==> flow/design.v <==
`timescale 1ns/100ps
module mult_stage( input clock, reset, start, nuke, 
		   input [63:0] product_in, mplier_in, mcand_in,
		   output logic done,
		   output logic [63:0] product_out, mplier_out, mcand_out
		  );
	logic [63:0] prod_in_reg, partial_prod_reg;
	logic [63:0] partial_product, next_mplier, next_mcand;
	assign product_out = prod_in_reg + partial_prod_reg;
	assign partial_product = mplier_in[7:0] * mcand_in;
	assign next_mplier = {8'b0,mplier_in[63:8]};
	assign next_mcand = {mcand_in[55:0],8'b0};
	always_ff @(posedge clock) begin
		prod_in_reg      <= product_in;
		partial_prod_reg <= partial_product;
		mplier_out       <= next_mplier;
		mcand_out        <= next_mcand;
	end
	always_ff @(posedge clock) begin
		if(reset)
			done <= 1'b0;
		else if(nuke)
			done <= 1'b0;
		else
			done <= start;
	end
endmodule
`timescale 1ns/100ps
module mult(	input clock, reset, nuke, 
		input [63:0] mcand, mplier,
		input start,
		output [63:0] product,
		output done
	   );
  	logic [63:0] mcand_out, mplier_out;
  	logic [(7*64)-1:0] internal_products, internal_mcands, internal_mpliers;
  	logic [6:0] internal_dones;
	mult_stage mstage [7:0]  (
		.clock(clock),
		.reset(reset),
		.nuke(nuke), 
		.product_in({internal_products,64'h0}),
		.mplier_in({internal_mpliers,mplier}),
		.mcand_in({internal_mcands,mcand}),
		.start({internal_dones,start}),
		.product_out({product,internal_products}),
		.mplier_out({mplier_out,internal_mpliers}),
		.mcand_out({mcand_out,internal_mcands}),
		.done({done,internal_dones})
	);
endmodule
Subject: tool reports on mult

Hi,

======== Step by step through the tools: mult ========
Module mult before and after one edit of its RTL, step after step.
Lines under "unedited" count in the file above, lines under "edited" in the edited file.
"change" is "edited" less "unedited", of the values as shown; "relative change" is that difference over "unedited", in percent.
Operators carry their Yosys type and port widths (W data, S select, Z words).
Library cell names are shortened.
A cell with n/a has no value.
set-up
  design top .............................. mult
  clock input ............................. clock
  standard-cell library ................... sky130hd
  timing corner ........................... tt_025C_1v80

======== Edit of the RTL ========
The edit as a unified diff against the file above.
The edited RTL no longer does the same as the RTL above: the edit was made by script, with no optimisation intended.
begin of diff
@@ -28,9 +28,11 @@
 `timescale 1ns/100ps
 module mult(	input clock, reset, nuke, 
-		input [63:0] mcand, mplier,
+		input [63:0] mcand, mplier_pin,
 		input start,
 		output [63:0] product,
 		output done
 	   );
+  	reg [63:0] mplier;
+  	always @(posedge clock) mplier <= mplier_pin;
   	logic [63:0] mcand_out, mplier_out;
   	logic [(7*64)-1:0] internal_products, internal_mcands, internal_mpliers;
end of diff

======== Elaborated design ========
Source: Yosys, flattened and elaborated, memories not mapped. Widths are those after wreduce. Registers that Yosys merges into a memory's read port (data or address) are not register bits. Print and check cells do not count. Equal cells are merged and count once.
storage and ports
  element                          unedited  edited  change  relative change (%)
  word-level cells                 53        54      +1      +1.89
  input port bits                  132       132     0       0.00
  register bits after elaboration  1,192     1,256   +64     +5.37
  output and inout port bits       65        65      0       0.00
operators by class
  element               unedited  edited  change  relative change (%)
  reduce/logical cells  1         1       0       0.00
  multiply operators    8         8       0       0.00
  $add $sub $neg        7         7       0       0.00
Operator kinds equal on both sides are left out: 10.

======== Depth ========
Longest topological path by Yosys (ltp), each cell counted once; first at word level (registers and memories cut), then after technology mapping (sequential cells cut; the memories' decode and read muxes count).
logic depth
  element                       unedited  edited  change  relative change (%)
  depth after elaboration       1         1       0       0.00
  ABC_AREA                      0         0       n/a     n/a
  mapped depth                  23        25      +2      +8.70
  mapped depth without buffers  21        22      +1      +4.76

======== Mapped cells and area ========
Source: synth_stat.txt of the flow (Yosys; design flattened, memories mapped). It holds for the ABC_AREA given above (unset counts as 0); a run with the other value may have another netlist.
cell types
  cell type  unedited  edited  change  relative change (%)
  dfxtp_1    1,192     1,256   +64     +5.37
  nand2_1    768       827     +59     +7.68
  o21ai_1    4         49      +45     +1,125.00
  a21oi_1    381       414     +33     +8.66
  nor2_1     251       221     -30     -11.95
  a21o_1     232       203     -29     -12.50
  o21ai_0    222       198     -24     -10.81
  clkbuf_1   232       255     +23     +9.91
  a21boi_0   20        8       -12     -60.00
  and2_1     1,505     1,494   -11     -0.73
  o21a_1     67        56      -11     -16.42
  inv_1      1,262     1,252   -10     -0.79
  nor4_1     14        5       -9      -64.29
  nor2b_1    47        55      +8      +17.02
  o2111ai_1  9         1       -8      -88.89
  xor2_1     129       136     +7      +5.43
  nand3_1    90        83      -7      -7.78
  a21boi_1   1         8       +7      +700.00
Cell types equal on both sides are left out: 11.
Not every row of either side is listed.
mapped netlist
  element                              unedited  edited    change    relative change (%)
  buffers                              289       313       +24       +8.30
  mapped cells                         9,442     9,534     +92       +0.97
  synthesis area (sq um)               94,169.1  95,489.1  +1,320.0  +1.40
  flip-flop cells                      1,192     1,256     +64       +5.37
  sequential part of the area (sq um)  23,862.9  25,144.1  +1,281.2  +5.37
The figures by module come from a second, unflattened synthesis with its own total; it is not the netlist above.
unflattened totals
  element                                  unedited   edited     change    relative change (%)
  cell total of the unflattened synthesis  19,361     19,665     +304      +1.57
  area (unflattened synthesis) (sq um)     184,750.9  186,873.0  +2,122.1  +1.15
Each row is one instance without its submodules.
modules, unedited
  module      cells  area (sq um)  instances  seq. area (sq um)
  mult_stage  2,420  23,093.4      8          4,824.6
  mult        1      3.8           1          0.0
modules, edited
  module      cells  area (sq um)  instances  seq. area (sq um)
  mult_stage  2,450  23,198.5      8          4,824.6
  mult        65     1,285.0       1          1,281.2

======== Worst setup path after synthesis ========
Source: OpenSTA report_checks on the synthesized netlist (no wires, ideal clock, input and output delay 20% of the period each), path of least setup slack; recovery checks are left aside. Register names are those of the netlist, which keeps one name where synthesis merged equal registers.
timing after synthesis
  element                              unedited                            edited                              change  relative change (%)
  path kind                            input -> register                   input -> register                   n/a     n/a
  start point                          in mplier[5]                        in mcand[10]                        n/a     n/a
  end point                            reg mstage[0].partial_prod_reg[48]  reg mstage[0].partial_prod_reg[61]  n/a     n/a
  arrival (ns)                         6.360                               6.119                               -0.241  -3.79
  data required time (ns)              6.875                               6.869                               -0.006  -0.09
  setup time (ns)                      0.125                               0.131                               +0.006  n/a
  buffers on the path                  2                                   0                                   -2      -100.00
  stages                               22                                  18                                  -4      -18.18
  clock period (ns)                    7.0                                 7.0                                 0.0     0.00
  external input delay (ns)            1.400                               1.400                               0.000   0.00
  path delay (ns)                      5.085                               4.850                               -0.235  -4.62
  setup slack (ns)                     0.516                               0.750                               +0.234  n/a
  launch time at the first pin (ns)    1.400                               1.400                               0.000   0.00
  period reached after synthesis (ns)  6.484                               6.25                                -0.234  -3.61
"path delay" = arrival - input delay + setup time.
"stages" counts driving pins, that of a launching flip-flop among them; a cell with two outputs on the path counts twice.
"period reached after synthesis" is the clock period less the worst setup slack; recovery checks do not enter. This is arithmetic on one report: input and output delays are still those of the set period (20% each).
The rows between start and end are the longest chain of elaborated cells between them; the timing report does not say that the signal goes this way. Where chains are equally long, one stands for them.
A line is the first line of the expression or statement that the cell stems from. Yosys adds cells for indexed reads and writes and turns some case tables into memories.
between the ends, after synthesis, unedited
  path through ............................ clkbuf_1 clkbuf_1 nand2_1 fa_1 inv_1 fa_1 fa_1 inv_1 fa_1 inv_1 ha_1 a2111oi_0 o21ai_0 a32oi_1 o21ai_0 a21oi_1 o21ai_0 o21ai_0 o41a_1 o21ai_0 a21oi_1 xnor2_1
  length of the longest elaborated chain .. 1
  elaborated cells on any way between the ends .. 1
  source lines of those cells ............. 1
  those cells by class .................... mul (1)
ends and longest elaborated chain, after synthesis, unedited
  element          line  source
  from (decl)      30    input [63:0] mcand, mplier,
  $mul A8 B64 Y64  10
  to (assign)      15
  to (decl)        7     logic [63:0] prod_in_reg, partial_prod_reg;
between the ends, after synthesis, edited
  path through ............................ and2_1 fa_1 fa_1 fa_1 fa_1 ha_1 a21o_1 o21bai_1 a211oi_1 nand2b_1 a211o_1 a221o_1 a221oi_2 o31a_1 o41ai_4 a21oi_2 o31ai_1 xor2_1
  length of the longest elaborated chain .. 1
  elaborated cells on any way between the ends .. 1
  source lines of those cells ............. 1
  those cells by class .................... mul (1)
ends and longest elaborated chain, after synthesis, edited
  element          line  source
  from (decl)      30    input [63:0] mcand, mplier_pin,
  $mul A8 B64 Y64  10
  to (assign)      15
  to (decl)        7     logic [63:0] prod_in_reg, partial_prod_reg;

======== Timing after layout ========
Path of least setup slack in the final report of each run of set A (OpenROAD, finished layout, wires in). Where an end is a register, its clock arrival counts in the times.
timing post-layout
  element                            unedited                            edited                              change  relative change (%)
  path kind                          input -> register                   input -> register                   n/a     n/a
  start point                        in mplier[2]                        in mcand[4]                         n/a     n/a
  end point                          reg mstage[0].partial_prod_reg[49]  reg mstage[0].partial_prod_reg[62]  n/a     n/a
  arrival (ns)                       7.16                                7.23                                +0.07   +0.98
  setup time (ns)                    0.12                                0.11                                -0.01   n/a
  clock period (ns)                  6.66                                6.66                                0.00    0.00
  data required time (ns)            7.33                                7.34                                +0.01   +0.14
  launch time at the first pin (ns)  1.33                                1.33                                0.00    0.00
  stages                             23                                  24                                  +1      +4.35
  buffers on the path                4                                   4                                   0       0.00
  external input delay (ns)          1.33                                1.33                                0.00    0.00
  setup slack (ns)                   0.17                                0.10                                -0.07   n/a
The rows between start and end are the longest chain of elaborated cells between them; the timing report does not say that the signal goes this way. Where chains are equally long, one stands for them.
between the ends, post-layout, unedited
  path through ............................ clkdlybuf4s50_1 buf_12 buf_4 and2_1 fa_1 fa_1 fa_1 inv_1 fa_1 inv_1 ha_1 and3_1 and2_1 o2111ai_2 o211a_1 o21ai_0 nand2_1 a32oi_1 buf_4 a21oi_1 o31ai_1 a221oi_1 xnor2_1
  length of the longest elaborated chain .. 1
  elaborated cells on any way between the ends .. 1
  source lines of those cells ............. 1
  those cells by class .................... mul (1)
ends and longest elaborated chain, post-layout, unedited
  element          line  source
  from (decl)      30    input [63:0] mcand, mplier,
  $mul A8 B64 Y64  10
  to (assign)      15
  to (decl)        7     logic [63:0] prod_in_reg, partial_prod_reg;
between the ends, post-layout, edited
  path through ............................ clkdlybuf4s50_1 buf_4 and2_1 fa_1 fa_1 fa_1 inv_1 fa_1 inv_1 ha_1 and3_1 o211a_1 a211oi_1 buf_4 o311ai_2 buf_4 a21o_1 a21bo_2 a21oi_1 nand3b_1 or2_1 nor3_1 a21boi_1 xnor2_1
  length of the longest elaborated chain .. 1
  elaborated cells on any way between the ends .. 1
  source lines of those cells ............. 1
  those cells by class .................... mul (1)
ends and longest elaborated chain, post-layout, edited
  element          line  source
  from (decl)      30    input [63:0] mcand, mplier_pin,
  $mul A8 B64 Y64  10
  to (assign)      15
  to (decl)        7     logic [63:0] prod_in_reg, partial_prod_reg;

======== Flow runs ========
Runs of the flow (Yosys, OpenROAD) on both versions; the two runs of a pair have the same settings. The constraints put input and output delay at 20% of the set period each and load the outputs with 0.01 pF.
flow settings, set A
  CORE_UTILIZATION ........................ 40
  period_ns ............................... 6.66
  CAP_MARGIN .............................. 20
  CORE_MARGIN ............................. 2
  SLEW_MARGIN ............................. 20
final reports, set A
  element                                    unedited   edited     change    relative change (%)
  power consumption (mW)                     54.172     55.813     +1.641    +3.03
  die size (sq um)                           239,322.0  242,645.0  +3,323.0  +1.39
  final design utilization (%)               45.3       45.3       0.0       n/a
  summed negative setup slack (ns)           0.000      0.000      0.000     n/a
  chip area in the Yosys report (sq um)      94,169.1   95,489.1   +1,320.0  +1.40
  worst hold slack in the final report (ns)  0.292      0.291      -0.001    n/a
  worst setup slack after layout (ns)        0.170      0.102      -0.068    n/a
flow settings, set B
  ABC_AREA ................................ 0
  CAP_MARGIN .............................. 5
  CORE_ASPECT_RATIO ....................... 1.29
  CORE_MARGIN ............................. 3
  CORE_UTILIZATION ........................ 39
  GPL_TIMING_DRIVEN ....................... 0
  MAX_ROUTING_LAYER ....................... met4
  PLACE_DENSITY_LB_ADDON .................. 0.12
  SETUP_SLACK_MARGIN ...................... -0.72
  SLEW_MARGIN ............................. 25
  TNS_END_PERCENT ......................... 35
  period_ns ............................... 7.64
final reports, set B
  element                                    unedited   edited     change    relative change (%)
  power consumption (mW)                     46.766     48.829     +2.063    +4.41
  die size (sq um)                           247,439.0  250,865.0  +3,426.0  +1.38
  final design utilization (%)               43.8       43.9       +0.1      n/a
  summed negative setup slack (ns)           -7.757     -3.152     +4.605    n/a
  chip area in the Yosys report (sq um)      94,169.1   95,489.1   +1,320.0  +1.40
  worst hold slack in the final report (ns)  0.296      0.315      +0.019    n/a
  worst setup slack after layout (ns)        -0.693     -0.485     +0.208    n/a
"power consumption": no workload was simulated; the value follows from the tool's default switching activity.

Regards
